==> flow/design.v <==
module  MUX2x1_ASYNC #  ( parameter  WIDTH = 16 )
  (
  input    wire signed [WIDTH-1:0]           Input_One   ,
  input    wire signed [WIDTH-1:0]           Input_Two   ,
  input    wire                              Selection   ,
  output   wire        [WIDTH-1:0]           Output_Mux 
  );
assign  Output_Mux  = (Selection) ? Input_One:Input_Two;
endmodule
module  Register_File # ( parameter WIDTH = 16            , 
                                    DEPTH = 8             
                                    )
  (
    input     wire    signed    [WIDTH-1:0]   Input_Re    ,
    input     wire    signed    [WIDTH-1:0]   Input_Im    ,
    input     wire                            clk         ,
    input     wire                            rst         ,
    input     wire                            Enable      ,
    output    wire    signed    [WIDTH-1:0]   Output_Re   ,
    output    wire    signed    [WIDTH-1:0]   Output_Im     
  );
  reg signed  [WIDTH-1:0] reg_re [DEPTH-1:0];
  reg signed  [WIDTH-1:0] reg_im [DEPTH-1:0];
integer I;
assign Output_Re = reg_re [DEPTH-1];
assign Output_Im = reg_im [DEPTH-1];
  always @  ( posedge  clk  or  negedge rst )
  begin
    if(~rst)
      begin
        for (  I = 0  ;  I <  DEPTH ; I = I+1 )
        begin
          reg_re[I] <=  'b0 ;
          reg_im[I] <=  'b0 ;
        end
      end
    else
      begin
        if(Enable)
          begin
            reg_re[0] <=  Input_Re ;
            reg_im[0] <=  Input_Im ;
            for(  I = 1 ; I < DEPTH ; I = I+1  )
            begin
             reg_re[I] <=  reg_re[I-1];
             reg_im[I] <=  reg_im[I-1];
            end
          end
        else
          begin
             for (  I = 0  ;  I <  DEPTH ; I = I+1 )
              begin
                reg_re[I] <=  'b0 ;
                reg_im[I] <=  'b0 ;
             end
          end
      end
  end
endmodule
module Swap # ( parameter WIDTH = 16  )
  (
  input   wire    signed  [ WIDTH-1  : 0 ]    Input_Re        ,
  input   wire    signed  [ WIDTH-1  : 0 ]    Input_Im        ,
  input   wire                                Control_signal  ,
  output  wire    signed  [ WIDTH-1  : 0 ]    Output_Re       ,
  output  wire    signed  [ WIDTH-1  : 0 ]    Output_Im       
  );
  wire    signed  [ WIDTH-1  : 0 ]    input_re_complement       ;  
  wire    signed  [ WIDTH-1  : 0 ]    input_im_complement       ;  
assign input_re_complement  =    Input_Im ;
assign input_im_complement  =    (~Input_Re )+1'b1;
MUX2x1_ASYNC #(.WIDTH(WIDTH)) U5_MUX_Re
(
.Input_One  (input_re_complement)               ,
.Input_Two  (Input_Re)    ,
.Selection  (Control_signal)         ,
.Output_Mux (Output_Re)
);
MUX2x1_ASYNC #(.WIDTH(WIDTH)) U6_MUX_Im
(
.Input_One  (input_im_complement)               ,
.Input_Two  (Input_Im)    ,
.Selection  (Control_signal)         ,
.Output_Mux (Output_Im)
);
endmodule
module Butterfly #    ( parameter         WIDTH    = 16 ,
                                          DEPTH    = 8  
                                          )
  (
  input   wire    signed    [WIDTH-1:0]   Input_Re      ,
  input   wire    signed    [WIDTH-1:0]   Input_Im      ,
  input   wire                            clk           ,
  input   wire                            rst           ,
  input   wire                            ctrl_signal   ,
  input   wire                            cordic_valid  ,
  output  wire    signed    [WIDTH-1:-0]  Output_Re     ,
  output  wire    signed    [WIDTH-1:0]   Output_Im
  );
  wire  signed [WIDTH-1:0]    reg_re_out      ;
  wire  signed [WIDTH-1:0]    reg_im_out      ;
  wire  signed [WIDTH-1:0]    mux_out_one     ; 
  wire  signed [WIDTH-1:0]    mux_out_two     ; 
  wire  signed [WIDTH-1:0]    mux_one_in      ; 
  wire  signed [WIDTH-1:0]    mux_two_in      ; 
  wire  signed [WIDTH-1:0]    mux_three_in    ; 
  wire  signed [WIDTH-1:0]    mux_four_in     ; 
  assign mux_two_in   =  reg_re_out - Input_Re  ;
  assign mux_one_in   =  reg_im_out - Input_Im  ;
  assign mux_three_in =  Input_Im + reg_im_out;
  assign mux_four_in  =  Input_Re + reg_re_out;
  Register_File #(.WIDTH(16),.DEPTH(DEPTH)) U1_REGFILE
(
.Input_Re   (mux_out_two)   ,
.Input_Im   (mux_out_one)   , 
.clk        (clk)           ,
.rst        (rst)           ,
.Output_Re  (reg_re_out)    ,
.Enable     (cordic_valid)  ,
.Output_Im  (reg_im_out)   
);
MUX2x1_ASYNC #(.WIDTH(WIDTH)) U1_MUX 
(
.Input_One  (mux_one_in)      ,
.Input_Two  (Input_Im)        ,
.Selection  (ctrl_signal)     ,
.Output_Mux (mux_out_one)
);
MUX2x1_ASYNC #(.WIDTH(WIDTH)) U2_MUX 
(
.Input_One  (mux_two_in)      ,
.Input_Two  (Input_Re)        ,
.Selection  (ctrl_signal)     ,
.Output_Mux (mux_out_two)
);
MUX2x1_ASYNC #(.WIDTH(WIDTH)) U3_MUX 
(
.Input_One  (mux_three_in)    ,
.Input_Two  (reg_im_out)      ,
.Selection  (ctrl_signal)     ,
.Output_Mux (Output_Im)
);
MUX2x1_ASYNC #(.WIDTH(WIDTH)) U4_MUX 
(
.Input_One  (mux_four_in)    ,
.Input_Two  (reg_re_out)     ,
.Selection  (ctrl_signal)    ,
.Output_Mux (Output_Re)
);  
endmodule
module multiplier #(parameter WIDTH       =16        ,
                              FIXED_POINT =11
                              )
(
  input   wire signed   [WIDTH-1:0]     In_One_Re    ,
  input   wire signed   [WIDTH-1:0]     In_One_Im    ,
  input   wire signed   [WIDTH-1:0]     In_Two_Re    ,
  input   wire signed   [WIDTH-1:0]     In_Two_Im    ,
  input   wire                          clk          ,
  input   wire                          rst          ,
  input   wire                          Enable       ,
  output  reg  signed   [WIDTH-1:0]     Out_Re       ,
  output  reg  signed   [WIDTH-1:0]     Out_Im
  );
  wire  signed [WIDTH-1:0]      subtractor_one;  
  wire  signed [WIDTH-1:0]      subtractor_two;  
  wire  signed [WIDTH-1:0]      add_one       ;  
  wire  signed [(2*WIDTH)-1:0]  multi_one     ;  
  wire  signed [(2*WIDTH)-1:0]  multi_two     ;  
  wire  signed [(2*WIDTH)-1:0]  multi_three   ;  
  wire  signed [2*WIDTH:0]      add_re        ;  
  wire  signed [2*WIDTH:0]      add_im        ;  
assign subtractor_one   =   In_One_Re-In_One_Im;
assign subtractor_two   =   In_Two_Re-In_Two_Im;
assign add_one          =   In_One_Re+In_One_Im;
assign multi_one     =   In_Two_Re  * subtractor_one;
assign multi_two     =   In_One_Im  * subtractor_two;
assign multi_three   =   In_Two_Im  * add_one       ;
assign add_re       =    multi_one   + multi_two      ;
assign add_im       =    multi_three + multi_two      ;
always @ (*)
begin
     if(Enable)
       begin
        Out_Re = add_re[WIDTH+FIXED_POINT-1:FIXED_POINT] ;
        Out_Im = add_im[WIDTH+FIXED_POINT-1:FIXED_POINT] ;
       end
     else
      begin
        Out_Re  =  'b0;
        Out_Im  =  'b0;  
      end
end
endmodule
module  exponential # ( parameter   WIDTH=16 )
  (
  input   wire            Multiplier_Enable   ,
  input   wire            clk                 ,
  input   wire            rst                 ,
  output  reg             mux_selection       ,
  output  reg [WIDTH-1:0] br                  ,
  output  reg [WIDTH-1:0] bi                  
  );
  reg [3:0] counter;
  localparam       [WIDTH-1:0]        w2R = 'b0000010110101000 ,
								                      W2I = 'b1111101001011000 ,
								                     	W4R = 'b0000000000000000 ,
								                     	W4I = 'b1111100000000000 ,
								                     	W6R = 'b1111101001011000 ,
								                     	W6I = 'b1111101001011000 ,
								                     	W1R = 'b0000011101100100 ,
								                     	W1I = 'b1111110011110000 ,
								                     	W3R = 'b0000001100010000 ,
								                     	W3I = 'b1111100010011100 ,
								                     	W9R = 'b1111100010011100 ,
								                     	W9I = 'b0000001100010000 ;
always  @ ( posedge clk or  negedge rst)
begin
   if(!rst)
    begin
      counter <=  'b0;
    end
   else
    begin
      if(Multiplier_Enable)
         begin
          counter <= counter +1'b1;
        end
     else
        begin
         counter <=counter;
        end
    end
end
always @(*)
begin
	if(counter =='d5 || counter == 'd10)
	begin
		br = w2R;
		bi = W2I;
		mux_selection = 'b1;
	end
	else if(counter =='d6)
	begin
		br = W4R;
		bi = W4I;
		mux_selection = 'b1;
	end
	else if (counter =='d7 || counter == 'd14)
	begin
		br = W6R;
		bi = W6I;
		mux_selection = 'b1;
	end
	else if (counter =='d9 )
	begin
		br = W1R;
		bi = W1I;
		mux_selection = 'b1;
	end
	else if (counter =='d11 || counter == 'd13)
	begin
		br = W3R;
		bi = W3I;
		mux_selection = 'b1;
	end
	else if (counter =='d15 )
	begin
		br = W9R;
		bi = W9I;
		mux_selection = 'b1;
	end
	else
	begin
		br = 'b1;
		bi = 'b1;
		mux_selection = 'b0;
	end
end
endmodule
module Control_Unit # ( parameter   WIDTH     = 16  ,
                                    STAGES    = 6   
                                    )
  (
  input   wire                clk                 ,   
  input   wire                rst                 ,
  input   wire                Cordic_Valid        ,
  output  reg                 Multiplier_Enable   ,
  output  reg                 FFT_Valid           ,
  output  wire   [STAGES-1:0] Control_Signal_Out
  );
  reg   [4:0] counter ; 
  wire     c1,c2,c3,c4,c5,c6;
  assign Control_Signal_Out = {c6,c5,c4,c3,c2,c1} ;
  always @(posedge clk or negedge rst)
begin
    if(!rst)
    begin
        FFT_Valid <= 'b0;
        Multiplier_Enable <= 'b0;
    end
    else
    begin
        if(counter == 'd14)
          begin
            FFT_Valid <= 'b1;
          end
        else
          begin
            FFT_Valid <=FFT_Valid;  
          end
        if(counter == 'd11)
        begin
            Multiplier_Enable <= 'b1;
        end
    end
end
always  @ ( posedge clk or  negedge rst)
begin
  if(!rst)
   begin
     counter  <=  'b0;
   end  
  else
    begin
      if(Cordic_Valid)
        begin
          counter <= counter  + 'b1;   
        end
      else
        begin
          counter <=  counter ;
        end
    end
end
assign c6 = counter[0]                                    ;
assign c5= counter[0] &(!counter[1])                      ;
assign c4 = counter[1]                                    ;
assign c3 = counter[2]                                    ;
assign c2 = (~counter[3]&counter[2])                        ; 
assign c1 = counter[3]                                    ;      
endmodule
module FFT_TOB  # ( parameter   DEPTH_BUTTER_ONE    = 8    ,
                                DEPTH_BUTTER_TWO    = 4    ,
                                DEPTH_BUTTER_THREE  = 2    ,
                                DEPTH_BTTER_FOUR    = 1    ,  
                                WIDTH               = 16   ,
                                STAGES              = 6    ,
                                FIXED_POINT         = 11   )
( 
input     wire    signed      [WIDTH-1:0]     Input_re          ,
input     wire    signed      [WIDTH-1:0]     Input_Im          ,
input     wire                                cordic_Valid      ,
input     wire                                clk               ,
input     wire                                rst               ,
output    wire    signed      [WIDTH-1:0]     Output_FFT_Re     ,
output    wire    signed      [WIDTH-1:0]     Output_FFT_Im     ,
output    wire                                Data_Valid    
);
wire   [STAGES-1:0]   control_output        ;
wire                  multiplier_enable     ;
wire                  mux_selection         ;
wire     [WIDTH-1:0]  output_re_stage_one   ;
wire     [WIDTH-1:0]  output_im_stage_one   ;
wire     [WIDTH-1:0]  output_re_stage_two   ;
wire     [WIDTH-1:0]  output_im_stage_two   ;
wire     [WIDTH-1:0]  output_re_stage_three ;
wire     [WIDTH-1:0]  output_im_stage_three ;
wire     [WIDTH-1:0]  output_re_swap_one    ;
wire     [WIDTH-1:0]  output_im_swap_one    ;
wire     [WIDTH-1:0]  output_re_swap_two    ;
wire     [WIDTH-1:0]  output_im_swap_two    ;
wire     [WIDTH-1:0]  output_re_twiddle     ;
wire     [WIDTH-1:0]  output_im_twiddle     ;
wire     [WIDTH-1:0]  output_re_multiplier  ;
wire     [WIDTH-1:0]  output_im_multiplier  ;
wire     [WIDTH-1:0]  output_re_mux         ;
wire     [WIDTH-1:0]  output_im_mux         ;
Control_Unit #(.WIDTH(WIDTH),.STAGES(STAGES)) U1_Control
(
.clk                 (clk)                  ,   
.rst                 (rst)                  ,
.Cordic_Valid        (cordic_Valid)         ,
.Multiplier_Enable   (multiplier_enable)    ,
.FFT_Valid           (Data_Valid)           ,
.Control_Signal_Out  (control_output)
);
Butterfly #(.WIDTH(WIDTH),.DEPTH(DEPTH_BUTTER_ONE)) U1_Butterfly
(
.Input_Re      (Input_re)                   ,
.Input_Im      (Input_Im)                   ,
.clk           (clk)                        ,
.rst           (rst)                        ,
.ctrl_signal   (control_output[0])          ,
.cordic_valid  (cordic_Valid)               ,
.Output_Re     (output_re_stage_one)        ,
.Output_Im     (output_im_stage_one)
);
Swap #(.WIDTH(WIDTH)) U1_Swap
(
.Input_Re         (output_re_stage_one)    ,
.Input_Im         (output_im_stage_one)    ,
.Control_signal   (control_output[1])      ,
.Output_Re        (output_re_swap_one)     ,
.Output_Im        (output_im_swap_one)
);
Butterfly #(.WIDTH(WIDTH),.DEPTH(DEPTH_BUTTER_TWO)) U2_Butterfly
(
.Input_Re      (output_re_swap_one)        ,
.Input_Im      (output_im_swap_one)        ,
.clk           (clk)                       ,
.rst           (rst)                       ,
.ctrl_signal   (control_output[2])         ,
.cordic_valid  (cordic_Valid)              ,
.Output_Re     (output_re_stage_two)       , 
.Output_Im     (output_im_stage_two)
);
exponential #(.WIDTH(WIDTH)) U1_Exponential
(
.Multiplier_Enable   (multiplier_enable)                   ,
.clk                 (clk)                ,
.rst                 (rst)                ,
.mux_selection       (mux_selection)      ,
.br                  (output_re_twiddle)  ,
.bi                  (output_im_twiddle) 
);
multiplier #(.WIDTH(WIDTH),.FIXED_POINT(FIXED_POINT)) U1_Multiplier
(
.In_One_Re   (output_re_stage_two)        ,
.In_One_Im   (output_im_stage_two)        ,
.In_Two_Re   (output_re_twiddle)          ,
.In_Two_Im   (output_im_twiddle)          ,
.clk         (clk)                        ,
.rst         (rst)                        ,
.Enable      (multiplier_enable)          ,
.Out_Re      (output_re_multiplier)       ,
.Out_Im      (output_im_multiplier)
);
MUX2x1_ASYNC #(.WIDTH(WIDTH))  U1_Mux_Re_Multiplier
(
.Input_One  (output_re_multiplier)        ,    
.Input_Two  (output_re_stage_two)         ,
.Selection  (mux_selection)               ,
.Output_Mux (output_re_mux)
);
MUX2x1_ASYNC #(.WIDTH(WIDTH))  U1_Mux_Im_Multiplier
(
.Input_One  (output_im_multiplier)        ,
.Input_Two  (output_im_stage_two)         ,
.Selection  (mux_selection)               ,
.Output_Mux (output_im_mux)
);
Butterfly #(.WIDTH(WIDTH),.DEPTH(DEPTH_BUTTER_THREE)) U3_Butterfly
(
.Input_Re      (output_re_mux)            ,
.Input_Im      (output_im_mux)            ,
.clk           (clk)                      ,
.rst           (rst)                      ,
.ctrl_signal   (control_output[3])        ,
.cordic_valid  (cordic_Valid)             ,
.Output_Re     (output_re_stage_three)    ,
.Output_Im     (output_im_stage_three)
 );
Swap #(.WIDTH(WIDTH)) U2_Swap
(
.Input_Re         (output_re_stage_three) ,
.Input_Im         (output_im_stage_three) ,
.Control_signal   (control_output[4])     ,
.Output_Re        (output_re_swap_two)    ,
.Output_Im        (output_im_swap_two)
);
Butterfly #(.WIDTH(WIDTH),.DEPTH(DEPTH_BTTER_FOUR)) U4_Butterfly
(
.Input_Re      (output_re_swap_two)     ,  
.Input_Im      (output_im_swap_two)     ,
.clk           (clk)                    ,
.rst           (rst)                    ,
.ctrl_signal   (control_output[5])      ,
.cordic_valid  (cordic_Valid)           ,
.Output_Re     (Output_FFT_Re)          ,
.Output_Im     (Output_FFT_Im)
);
endmodule
Step by step through the tools: FFT_TOB
Tool output for the design above, in the order of the flow.
Lines are those of the file above, counted from 1.
Cell names lack the library's common part.
{ "design": {"top_module": "FFT_TOB", "clk_port": "clk", "cell_library": "sky130hd", "lib_corner": "tt_025C_1v80"} }

Elaborated design
Counts by Yosys on the flattened word-level netlist (proc, flatten, opt, wreduce). Print and check cells are left out. Cells with the same type and inputs are merged into one.
{ "word_totals": {"register_bits": 491, "latchBits": 0, "ramBits": 0, "romBits": 0, "clocked_rd_ports_x_width": 0, "mem_count": 0, "inputBits": 35, "out_inout_bits": 33, "elab_cells": 154} }
{ "classes": {"n_addsub": 25, "mul": 3, "n_div": 0, "cmp": 0, "equal": 11, "shift": 0, "mux": 72, "logic": 5, "n_reduce_logical": 4} }
{ "op_table": {"columns": ["cell", "count"], "rows": [
  ["16-bit by 16-bit multiplier with 27-bit output", 3],
  ["16-bit 2-to-1 mux", 65],
  ["16-bit subtractor", 10],
  ["16-bit adder", 9],
  ["27-bit adder", 2],
  ["16-bit by 1-bit adder with 16-bit output (second input constant)", 2],
  ["16-bit NOT", 2],
  ["4-bit == test (second input constant)", 6],
  ["4-bit by 3-bit == test with 1-bit output (second input constant)", 3],
  ["5-bit by 4-bit == test with 1-bit output (second input constant)", 2],
  ["10-bit 2-to-1 mux", 1],
  ["1-bit 2-to-1 mux", 6],
  ["5-bit by 1-bit adder with 5-bit output (second input constant)", 1],
  ["4-bit by 1-bit adder with 4-bit output (second input constant)", 1],
  ["1-bit logical OR", 3],
  ["1-bit bitwise AND", 2],
  ["1-bit NOT", 1],
  ["1-bit zero test", 1]
]} }

Logic depth
Depth = most cells in a row (Yosys ltp): at word level without a register or memory, in the mapped netlist without a sequential cell, where the memories' decode and read muxes count.
{ "depth": {"ltp_word": 20, "abc_area": 0, "mapped_depth": 81} }

After synthesis
The flow's flattened synthesis, as Yosys stat reports it; memories are mapped. The netlist is that of the ABC_AREA named above (0 if unset); the other value can give another one.
The area totals of this step are shown rounded.
{ "types": {"columns": ["type", "count", "type_area_um2"], "rows": [
  ["dfrtp_1", 491, 1.23E+04],
  ["fa_1", 615, 1.23E+04],
  ["ha_1", 543, 6.79E+03],
  ["inv_1", 978, 3.67E+03],
  ["xnor2_1", 297, 2.6E+03],
  ["and2_1", 374, 2.34E+03],
  ["nor2_1", 590, 2.21E+03],
  ["a21oi_1", 313, 1.57E+03],
  ["nand2_1", 347, 1.3E+03],
  ["o21bai_1", 115, 863.328],
  ["clkbuf_1", 174, 653.126],
  ["a211oi_1", 83, 623.098],
  ["mux2i_1", 61, 610.586],
  ["xor2_1", 68, 595.571],
  ["o21ai_0", 106, 530.509],
  ["mux2_2", 40, 450.432],
  ["nand2b_1", 66, 412.896],
  ["a21o_1", 40, 300.288]
]} }
Other cell types: 91; their cells: 528.
{ "synth_totals": {"stdcells": 5829, "area_um2": 53900, "ff_cells": 491, "buf_cells": 212} }
The figures by module come from a second, unflattened synthesis with its own total; it is not the netlist above.
{ "unflattened": {"cells_unflattened": 6513, "area_unflattened_um2": 63000} }
Rows give one instance, submodules left out.
{ "modules": {"columns": ["mod", "instances", "n_cells", "mod_area_um2", "seq_area_um2"], "rows": [
  ["multiplier", 1, 3177, 28300, 0.0],
  ["Register_File", 1, 540, 8150, 6410],
  ["MUX2x1_ASYNC (WIDTH=16)", 22, 18, 249, 0.0],
  ["Register_File", 1, 270, 4190, 3200],
  ["Butterfly", 1, 440, 3150, 0.0],
  ["Butterfly", 1, 449, 3130, 0.0],
  ["Butterfly", 1, 437, 3030, 0.0],
  ["Butterfly", 1, 409, 2880, 0.0],
  ["Register_File", 1, 134, 2110, 1600],
  ["Register_File", 1, 67, 1060, 801],
  ["exponential (WIDTH=16)", 1, 90, 629, 100],
  ["Swap (WIDTH=16)", 2, 36, 288, 0.0],
  ["Control_Unit", 1, 32, 364, 175],
  ["FFT_TOB", 1, 0, 0.0, 0.0]
]} }

Path before layout
Path of least setup slack by OpenSTA after synthesis, without wires, with an ideal clock, recovery checks aside; 20% of the period is set as input and as output delay. Where synthesis merged equal registers, the netlist keeps one of their names.
{ "synth_timing": {"kind": "input port to output port", "start": "input Input_re[0]", "end": "output Output_FFT_Im[15]", "period_ns": 27.0, "input_delay_ns": 5.400, "output_delay_ns": 5.400, "t_first_pin_ns": 5.400, "arrival_ns": 20.825, "path_slack_ns": 0.775, "delay_ns": 15.425, "driving_pins": 68, "period_less_setup_slack_ns": 26.225} }
"delay_ns" = arrival - input delay + setup time.
A path that ends at an output port has no setup time.
"driving_pins": output pins that drive a net of the path, with the launching flip-flop's if there is one; two outputs of one cell count as two.
"period_less_setup_slack_ns" = period - worst setup slack (recovery checks aside). The figure is calculated, with input and output delays left at 20% of the set period.
The rows between start and end are the longest chain of elaborated cells between them; the timing report does not say that the signal goes this way. Where chains are equally long, one stands for them.
Each line given opens the expression or statement behind the cell; cells for indexed reads and writes are added by Yosys, which also makes memories of some case tables.
{ "synth_between": {"cell_sequence": "ha_1 -> fa_1 -> nand2b_1 -> a221oi_4 -> o2111ai_1 -> and3b_1 -> nand3_2 -> or4_1 -> a211oi_1 -> xnor2_1 -> mux2i_1 -> a21oi_1 -> ha_1 -> inv_1 -> o22ai_1 -> o31a_1 -> or3_1 -> a31o_2 -> [... 32 more ...] -> o21ai_0 -> a21boi_0 -> o21a_1 -> or3_1 -> a31oi_1 -> xnor2_1 -> nor2_1 -> a21oi_1 -> ha_1 -> clkbuf_1 -> a21oi_1 -> o21bai_1 -> a21oi_1 -> o21bai_1 -> a21oi_1 -> nor3_1 -> nand3b_1 -> xnor2_1", "elab_chain_cells": 19} }
{ "synth_rtl": {"columns": ["element", "line", "rtl"], "rows": [
  ["start: declaration", 351, "input     wire    signed      [WIDTH-1:0]     Input_re          ,"],
  ["16-bit adder", 111, "assign mux_four_in  =  Input_Re + reg_re_out;"],
  ["16-bit 2-to-1 mux", 8, "assign  Output_Mux  = (Selection) ? Input_One:Input_Two;"],
  ["16-bit NOT", 71, "assign input_im_complement  =    (~Input_Re )+1'b1;"],
  ["16-bit by 1-bit adder with 16-bit output", 71, null],
  ["16-bit 2-to-1 mux", 8, null],
  ["16-bit adder", 110, "assign mux_three_in =  Input_Im + reg_im_out;"],
  ["16-bit 2-to-1 mux", 8, null],
  ["[... 5 more ...]", null, null],
  ["16-bit adder", 111, null],
  ["16-bit 2-to-1 mux", 8, null],
  ["16-bit NOT", 71, null],
  ["16-bit by 1-bit adder with 16-bit output", 71, null],
  ["16-bit 2-to-1 mux", 8, null],
  ["16-bit adder", 110, null],
  ["16-bit 2-to-1 mux", 8, null],
  ["end: declaration", 357, "output    wire    signed      [WIDTH-1:0]     Output_FFT_Im     ,"]
]} }

Worst path after layout
From the final timing report of run 1: the path of least setup slack in the routed layout; clock arrival at registers is part of the times.
{ "layout_timing": {"kind": "input port to output port", "start": "input Input_re[1]", "end": "output Output_FFT_Im[15]", "period_ns": 21.5, "input_delay_ns": 4.30, "output_delay_ns": 4.30, "t_first_pin_ns": 4.30, "arrival_ns": 19.80, "path_slack_ns": -2.60, "driving_pins": 73} }
The rows between start and end are the longest chain of elaborated cells between them; the timing report does not say that the signal goes this way. Where chains are equally long, one stands for them.
{ "layout_between": {"cell_sequence": "buf_2 -> buf_6 -> fa_2 -> nand2b_4 -> a21oi_2 -> or3_4 -> a31o_4 -> buf_4 -> buf_12 -> nand2_1 -> xnor2_1 -> o21a_1 -> ha_4 -> o21a_1 -> o21a_1 -> a311o_1 -> buf_4 -> buf_4 -> [... 37 more ...] -> or3_1 -> o211ai_1 -> xnor2_1 -> mux2i_2 -> buf_4 -> buf_4 -> xnor2_2 -> a21oi_2 -> ha_1 -> inv_2 -> o21bai_4 -> a21oi_4 -> o21bai_2 -> a21oi_2 -> nor3_1 -> nand3b_1 -> xnor2_2 -> buf_2", "elab_chain_cells": 19} }
{ "layout_rtl": {"columns": ["element", "line", "rtl"], "rows": [
  ["start: declaration", 351, "input     wire    signed      [WIDTH-1:0]     Input_re          ,"],
  ["16-bit adder", 111, "assign mux_four_in  =  Input_Re + reg_re_out;"],
  ["16-bit 2-to-1 mux", 8, "assign  Output_Mux  = (Selection) ? Input_One:Input_Two;"],
  ["16-bit NOT", 71, "assign input_im_complement  =    (~Input_Re )+1'b1;"],
  ["16-bit by 1-bit adder with 16-bit output", 71, null],
  ["16-bit 2-to-1 mux", 8, null],
  ["16-bit adder", 110, "assign mux_three_in =  Input_Im + reg_im_out;"],
  ["16-bit 2-to-1 mux", 8, null],
  ["[... 5 more ...]", null, null],
  ["16-bit adder", 111, null],
  ["16-bit 2-to-1 mux", 8, null],
  ["16-bit NOT", 71, null],
  ["16-bit by 1-bit adder with 16-bit output", 71, null],
  ["16-bit 2-to-1 mux", 8, null],
  ["16-bit adder", 110, null],
  ["16-bit 2-to-1 mux", 8, null],
  ["end: declaration", 357, "output    wire    signed      [WIDTH-1:0]     Output_FFT_Im     ,"]
]} }

## Implementation results

Design FFT_TOB on sky130hd. What follows are 3 stored runs of the flow, each under its own settings; their order means nothing. The constraints put input and output delay at 20% of the set period each and load the outputs with 0.01 pF.
"worstPathTime_ns" means the part of the period allowed to the worst setup path (the constraints hold back 20% at inputs and 20% at outputs) less its slack; where the path has registers, the arrival times of their clocks count too.
The results are shown rounded.

Run 1
==> flow/run.sh <==
#!/bin/bash
# the make line also repeats the synthesis and layout settings of config.mk as NAME=value (left out here)
make -C /OpenROAD-flow-scripts/flow DESIGN_CONFIG=/design/flow/config.mk WORK_HOME=/design/flow/orfs CLKGATE_MAP_FILE= finish
==> flow/config.mk <==
export PLATFORM = sky130hd
export DESIGN_NAME = FFT_TOB
export DESIGN_NICKNAME = FFT_TOB
export VERILOG_FILES = /design/flow/design.v
export SDC_FILE = /design/flow/constraint.sdc
export NUM_CORES = 4
export LEC_CHECK = 0
export ABC_AREA = 0
export CAP_MARGIN = 20
export CELL_PAD_IN_SITES_DETAIL_PLACEMENT = 0
export CORE_MARGIN = 2
export CORE_UTILIZATION = 59
export CTS_CLUSTER_SIZE = 22
export MAX_ROUTING_LAYER = met5
export PLACE_DENSITY_LB_ADDON = 0.14
export SETUP_SLACK_MARGIN = -1.46
export SLEW_MARGIN = 20
==> flow/constraint.sdc <==
create_clock -name core_clock -period 21.5 [get_ports {clk}]
set_input_delay 4.3000 -clock core_clock [delete_from_list [all_inputs] [get_ports {clk}]]
set_output_delay 4.3000 -clock core_clock [all_outputs]
set_load 0.01 [all_outputs]

==> results of run 1, as JSON <==
{
  "post_route_util_pct": 75.7,
  "fin_hold_ws_ns": 0.430,
  "die_footprint_um2": 93800,
  "worstPathTime_ns": 15.50,
  "critical_path_kind": "input port to output port",
  "yosys.chip_area_um2": 53900,
  "final_setup_ws_ns": -2.60
}

Run 2
==> flow/run.sh <==
#!/bin/bash
# the make line also repeats the synthesis and layout settings of config.mk as NAME=value (left out here)
make -C /OpenROAD-flow-scripts/flow DESIGN_CONFIG=/design/flow/config.mk WORK_HOME=/design/flow/orfs CLKGATE_MAP_FILE= finish
==> flow/config.mk <==
export PLATFORM = sky130hd
export DESIGN_NAME = FFT_TOB
export DESIGN_NICKNAME = FFT_TOB
export VERILOG_FILES = /design/flow/design.v
export SDC_FILE = /design/flow/constraint.sdc
export NUM_CORES = 4
export LEC_CHECK = 0
export CAP_MARGIN = 0
export CELL_PAD_IN_SITES_DETAIL_PLACEMENT = 1
export CELL_PAD_IN_SITES_GLOBAL_PLACEMENT = 1
export CORE_ASPECT_RATIO = 0.94
export CORE_MARGIN = 2
export CORE_UTILIZATION = 30
export CTS_CLUSTER_DIAMETER = 264
export CTS_CLUSTER_SIZE = 49
export HOLD_SLACK_MARGIN = 0.26
export MAX_ROUTING_LAYER = met4
export PLACE_DENSITY = 0.46
export SETUP_SLACK_MARGIN = 5.0
export SLEW_MARGIN = 20
export TNS_END_PERCENT = 10
==> flow/constraint.sdc <==
create_clock -name core_clock -period 44.2 [get_ports {clk}]
set_input_delay 8.8400 -clock core_clock [delete_from_list [all_inputs] [get_ports {clk}]]
set_output_delay 8.8400 -clock core_clock [all_outputs]
set_load 0.01 [all_outputs]

==> results of run 2, as JSON <==
{
  "post_route_util_pct": 32.4,
  "fin_hold_ws_ns": 0.413,
  "die_footprint_um2": 183000,
  "worstPathTime_ns": 19.93,
  "critical_path_kind": "input port to output port",
  "yosys.chip_area_um2": 53900,
  "final_setup_ws_ns": 6.59
}

Run 3
==> flow/run.sh <==
#!/bin/bash
# the make line also repeats the synthesis and layout settings of config.mk as NAME=value (left out here)
make -C /OpenROAD-flow-scripts/flow DESIGN_CONFIG=/design/flow/config.mk WORK_HOME=/design/flow/orfs CLKGATE_MAP_FILE= finish
==> flow/config.mk <==
export PLATFORM = sky130hd
export DESIGN_NAME = FFT_TOB
export DESIGN_NICKNAME = FFT_TOB
export VERILOG_FILES = /design/flow/design.v
export SDC_FILE = /design/flow/constraint.sdc
export NUM_CORES = 4
export LEC_CHECK = 0
export CAP_MARGIN = 20
export CORE_MARGIN = 2
export CORE_UTILIZATION = 40
export SLEW_MARGIN = 20
==> flow/constraint.sdc <==
create_clock -name core_clock -period 18.9 [get_ports {clk}]
set_input_delay 3.7800 -clock core_clock [delete_from_list [all_inputs] [get_ports {clk}]]
set_output_delay 3.7800 -clock core_clock [all_outputs]
set_load 0.01 [all_outputs]

==> results of run 3, as JSON <==
{
  "post_route_util_pct": 53.4,
  "fin_hold_ws_ns": 0.443,
  "die_footprint_um2": 138000,
  "worstPathTime_ns": 15.47,
  "critical_path_kind": "input port to output port",
  "yosys.chip_area_um2": 53900,
  "final_setup_ws_ns": -4.13
}
